==> flow/design.v <==
module pwm_hw(
input clk,      			 
input reset,  			     
input red,                   
input green,                 
input blue,                  
output [19:0] Red_High_HW,   
output [19:0] Red_Low_HW,    
output [19:0] Green_High_HW, 
output [19:0] Green_Low_HW,  
output [19:0] Blue_High_HW,  
output [19:0] Blue_Low_HW    
             );
HW_PWM Red(.clk(clk),.reset(reset),.Colour_input(red),.High_Count(Red_High_HW),.Low_Count(Red_Low_HW));           
HW_PWM Green(.clk(clk),.reset(reset),.Colour_input(green),.High_Count(Green_High_HW), .Low_Count(Green_Low_HW));  
HW_PWM Blue(.clk(clk),.reset(reset),.Colour_input(blue),.High_Count(Blue_High_HW), .Low_Count(Blue_Low_HW));      
endmodule
module HW_PWM(
input clk,                     
input reset,                   
input Colour_input,            
output reg [19:0] High_Count,  
output reg [19:0] Low_Count    
            );
reg PrevPwm;                   
reg [19:0]Count;               
always@(posedge clk)
begin
if (!reset)                    
    begin
	Count<=20'b0;
	High_Count<=20'b0;
	Low_Count<=20'b0;          
	PrevPwm<=1'b0;
	end
else if(Colour_input==1)       
   begin
	if(PrevPwm!=Colour_input)  
		begin
 		Low_Count<=Count;      
		PrevPwm<=1'b1;         
		Count<=20'b0;          
		end
	else
		begin                  
		Count<=Count+1'b1;     
		end
  end
else if(Colour_input==0)       
	begin
	if(PrevPwm!=Colour_input)  
		begin
		High_Count<=Count;     
		PrevPwm<=Colour_input; 
		Count<=20'b0;          
		end
else
     begin                     
     Count<=Count+1'b1;        
     end     
end
end			
endmodule			
# Step by step through the tools: pwm_hw
# Each step is given for the RTL above and for the edited RTL.
# "orig" refers to lines of the RTL above, "edited" to lines of the edited file.
# "change": "edited" minus "orig" as printed here. "change_rel_pct": 100 x difference / "orig".
# Operators: Yosys type, input widths -> output width; for muxes data width and select width s.
# The mark - stands for no value.
# design
top	pwm_hw
clock_port	clk
cell_library	sky130hd
lib_corner	tt_025C_1v80

# Edit of the RTL
# Unified diff, file above to edited file.
# The edit is scripted: it alters the design's behaviour and was not made to optimise anything.
# begin of diff
@@ -7,9 +7,13 @@
 output [19:0] Red_High_HW,   
 output [19:0] Red_Low_HW,    
-output [19:0] Green_High_HW, 
+output [19:0] Green_High_HW_ext, 
 output [19:0] Green_Low_HW,  
 output [19:0] Blue_High_HW,  
 output [19:0] Blue_Low_HW    
              );
+wire [19:0] Green_High_HW;
+reg [19:0] Green_High_HW_dly;
+always @(posedge clk) Green_High_HW_dly <= Green_High_HW;
+assign Green_High_HW_ext = Green_High_HW_dly;
 HW_PWM Red(.clk(clk),.reset(reset),.Colour_input(red),.High_Count(Red_High_HW),.Low_Count(Red_Low_HW));           
 HW_PWM Green(.clk(clk),.reset(reset),.Colour_input(green),.High_Count(Green_High_HW), .Low_Count(Green_Low_HW));  
# end of diff

# Word-level counts
# Yosys after proc, flatten, opt, wreduce and memory -nomap, before mapping. Memory bits, and registers merged into a memory's read port (data or address), are not among the register bits. Print and check cells are not counted. Equal cells are merged and count once.
# bits
element	orig	edited	change	change_rel_pct
regBits	183	203	20	10.93
output_inout_bits	120	120	0	0.00
word_cells	40	41	1	2.50
# classes
element	orig	edited	change	change_rel_pct
n_addsub	3	3	0	0.00
equal	3	3	0	0.00
mux	9	9	0	0.00
n_logic	4	4	0	0.00
reduce_and_logical	9	9	0	0.00
# Operator kinds equal on both sides are left out: 6.

# Longest topological paths
# Yosys ltp: most cells in a row. Word level: on the elaborated netlist, between registers, memories and ports. Mapped: between sequential cells and ports; inverters and the memories' decode and read muxes count.
# logic_depth
element	orig	edited	change	change_rel_pct
word_depth	3	3	0	0.00
abc_area	0	0	-	-
mapped_depth	6	6	0	0.00
depth_no_buf	5	6	1	20.00

# Netlist
# Source: synth_stat.txt of the flow (Yosys; design flattened, memories mapped). It holds for the ABC_AREA given above (unset counts as 0); a run with the other value may have another netlist.
# by_type
cell	orig	edited	change	change_rel_pct
sky130_fd_sc_hd__dfxtp_1	183	203	20	10.93
sky130_fd_sc_hd__nand2_1	12	21	9	75.00
sky130_fd_sc_hd__inv_1	11	19	8	72.73
sky130_fd_sc_hd__nand3_1	27	20	-7	-25.93
sky130_fd_sc_hd__xor2_1	13	6	-7	-53.85
sky130_fd_sc_hd__and3_1	9	3	-6	-66.67
sky130_fd_sc_hd__nor4_1	7	11	4	57.14
sky130_fd_sc_hd__xnor2_1	23	26	3	13.04
sky130_fd_sc_hd__or3_1	12	15	3	25.00
sky130_fd_sc_hd__o2111ai_1	1	4	3	300.00
sky130_fd_sc_hd__or4_1	1	4	3	300.00
sky130_fd_sc_hd__nand4_1	14	12	-2	-14.29
sky130_fd_sc_hd__a31oi_1	2	0	-2	-100.00
sky130_fd_sc_hd__a41o_1	2	0	-2	-100.00
sky130_fd_sc_hd__buf_1	2	0	-2	-100.00
sky130_fd_sc_hd__clkbuf_8	2	0	-2	-100.00
sky130_fd_sc_hd__nor4b_1	2	0	-2	-100.00
sky130_fd_sc_hd__a211oi_1	0	2	2	-
# Cell types equal on both sides are left out: 4.
# The list need not be complete.
# mapped
element	orig	edited	change	change_rel_pct
cell_count	703	732	29	4.13
area_um2	7258.2	7663.6	405.4	5.59
sequential_area_um2	3663.5	4063.9	400.4	10.93
flip_flops	183	203	20	10.93
n_buf	39	39	0	0.00
# By module: a second synthesis without flattening, with its own total; a netlist apart from the flattened one above.
# unflattened
element	orig	edited	change	change_rel_pct
cells_unflattened	705	725	20	2.84
hier_area_um2	7319.5	7719.9	400.4	5.47
# Each row is one instance without its submodules.
# modules_orig
mod	n_inst	cells	area_um2	mod_seq_area_um2
HW_PWM	3	235	2439.8	1221.2
pwm_hw	1	0	0.0	0.0
# modules_edited
mod	n_inst	cells	area_um2	mod_seq_area_um2
HW_PWM	3	235	2439.8	1221.2
pwm_hw	1	20	400.4	400.4

# Timing after synthesis
# Source: OpenSTA report_checks on the synthesized netlist (no wires, ideal clock, input and output delay 20% of the period each), path of least setup slack; recovery checks are left aside. Register names are those of the netlist, which keeps one name where synthesis merged equal registers.
# synth_path
element	orig	edited	change	change_rel_pct
kind	input to register	register to register	-	-
startpoint	input green	register Green.Count[0]	-	-
endpoint	register Green.Count[14]	register Green.Count[16]	-	-
tclk_ns	2.0	2.0	0.0	0.00
input_delay_ns	0.400	-	-	-
setup_ns	0.059	0.059	0.000	-
launch_ns	0.400	0.000	-0.400	-100.00
arrival_ns	1.698	1.748	0.050	2.94
path_slack_ns	0.243	0.193	-0.050	-
delay_ns	1.357	1.807	0.450	33.16
driving_pins	6	6	0	0.00
n_path_buf	1	0	-1	-100.00
period_less_setup_slack_ns	1.757	1.807	0.050	2.85
# "delay_ns" = arrival - input delay + setup time.
# "driving_pins" counts driving pins, that of a launching flip-flop among them; a cell with two outputs on the path counts twice.
# "period_less_setup_slack_ns" = period - worst setup slack (recovery checks aside). The figure is calculated, with input and output delays left at 20% of the set period.
# The rows between start and end are the longest chain of elaborated cells between them; the timing report does not say that the signal goes this way. Where chains are equally long, one stands for them.
# A line is the first line of the expression or statement that the cell stems from. Yosys adds cells for indexed reads and writes and turns some case tables into memories.
# At most two assigning lines are given for a register; there are more.
# synth_via_orig
cell_sequence	sky130_fd_sc_hd__inv_1 -> sky130_fd_sc_hd__ha_1 -> sky130_fd_sc_hd__clkbuf_1 -> sky130_fd_sc_hd__nand2_1 -> sky130_fd_sc_hd__or4_1 -> sky130_fd_sc_hd__nand2_1
elab_chain_cells	2
# synth_lines_orig
element	line_no	text
start, declared	5	input green,
$ne 1x1->1	38	if(PrevPwm!=Colour_input)
$reduce_or 2->1	-
end, assigned	46	Count<=Count+1'b1;
end, assigned	59	Count<=Count+1'b1;
end, declared	26	reg [19:0]Count;
# synth_via_edited
cell_sequence	sky130_fd_sc_hd__dfxtp_1 -> sky130_fd_sc_hd__ha_1 -> sky130_fd_sc_hd__nand3_1 -> sky130_fd_sc_hd__or3_1 -> sky130_fd_sc_hd__or4_1 -> sky130_fd_sc_hd__nand2_1
elab_chain_cells	1
# synth_lines_edited
element	line_no	text
start, declared	30	reg [19:0]Count;
start, assigned	50	Count<=Count+1'b1;
start, assigned	63	Count<=Count+1'b1;
$add 20x1->20	50
end, assigned	50
end, assigned	63
end, declared	30

# Path in the finished layout
# Path of least setup slack in the final report of the runs of set A (OpenROAD, finished layout, wires in). Where an end is a register, its clock arrival counts in the times.
# layout_path
element	orig	edited	change	change_rel_pct
kind	register to register	register to output	-	-
startpoint	register Red.Count[4]	register Blue.High_Count[1]	-	-
endpoint	register Red.Count[15]	output Blue_High_HW[1]	-	-
tclk_ns	2.0	2.0	0.0	0.00
output_delay_ns	-	0.40	-	-
setup_ns	0.07	-	-	-
launch_ns	0.42	0.49	0.07	16.67
arrival_ns	2.10	1.42	-0.68	-32.38
path_slack_ns	0.25	0.18	-0.07	-
driving_pins	5	2	-3	-60.00
n_path_buf	0	1	1	-
# The rows between start and end are the longest chain of elaborated cells between them; the timing report does not say that the signal goes this way. Where chains are equally long, one stands for them.
# At most two assigning lines are given for a register; there are more.
# layout_via_orig
cell_sequence	sky130_fd_sc_hd__dfxtp_1 -> sky130_fd_sc_hd__nand4_1 -> sky130_fd_sc_hd__or4_4 -> sky130_fd_sc_hd__or3_1 -> sky130_fd_sc_hd__a21oi_1
elab_chain_cells	1
# layout_lines_orig
element	line_no	text
start, declared	26	reg [19:0]Count;
start, assigned	46	Count<=Count+1'b1;
start, assigned	59	Count<=Count+1'b1;
$add 20x1->20	46
end, assigned	46
end, assigned	59
end, declared	26
# layout_via_edited
cell_sequence	sky130_fd_sc_hd__dfxtp_1 -> sky130_fd_sc_hd__clkdlybuf4s50_1
elab_chain_cells	0
# layout_lines_edited
element	line_no	text
start, declared	26	output reg [19:0] High_Count,
start, assigned	36	High_Count<=20'b0;
start, assigned	57	High_Count<=Count;
end, declared	11	output [19:0] Blue_High_HW,

# Measured runs
# Runs of the flow (Yosys, OpenROAD) on both versions; the two runs of a pair have the same settings. The constraints put input and output delay at 20% of the set period each and load the outputs with 0.01 pF.
# flow_settings_set_A
CORE_UTILIZATION	40
PLACE_DENSITY	0.6
period_ns	2.0
CAP_MARGIN	20
CORE_MARGIN	2
SLEW_MARGIN	20
# measured_set_A
element	orig	edited	change	change_rel_pct
synthesis_area_um2	7258.2	7663.6	405.4	5.59
die_um2	19239.1	20282.0	1042.9	5.42
util_pct	53.3	53.9	0.6	-
timing.setup.ws_ns	0.246	0.177	-0.069	-
final_setup_tns_ns	0.000	0.000	0.000	-
final_hold_ws_ns	0.304	0.299	-0.005	-
fin_power_mw	7.517	8.458	0.941	12.52
# flow_settings_set_B
ABC_AREA	1
CORE_MARGIN	2
CORE_UTILIZATION	69
CTS_CLUSTER_DIAMETER	177
CTS_CLUSTER_SIZE	40
GPL_TIMING_DRIVEN	0
PLACE_DENSITY_LB_ADDON	0.26
SLEW_MARGIN	5
period_ns	1.52
CAP_MARGIN	20
# measured_set_B
element	orig	edited	change	change_rel_pct
synthesis_area_um2	7095.6	7467.2	371.6	5.24
die_um2	11110.2	11670.5	560.3	5.04
util_pct	88.7	86.4	-2.3	-
timing.setup.ws_ns	-0.099	-0.023	0.076	-
final_setup_tns_ns	-0.099	-0.034	0.065	-
final_hold_ws_ns	0.163	0.205	0.042	-
fin_power_mw	10.951	9.855	-1.096	-10.01
# "fin_power_mw" is the tool's figure for a default switching activity; nothing was simulated.
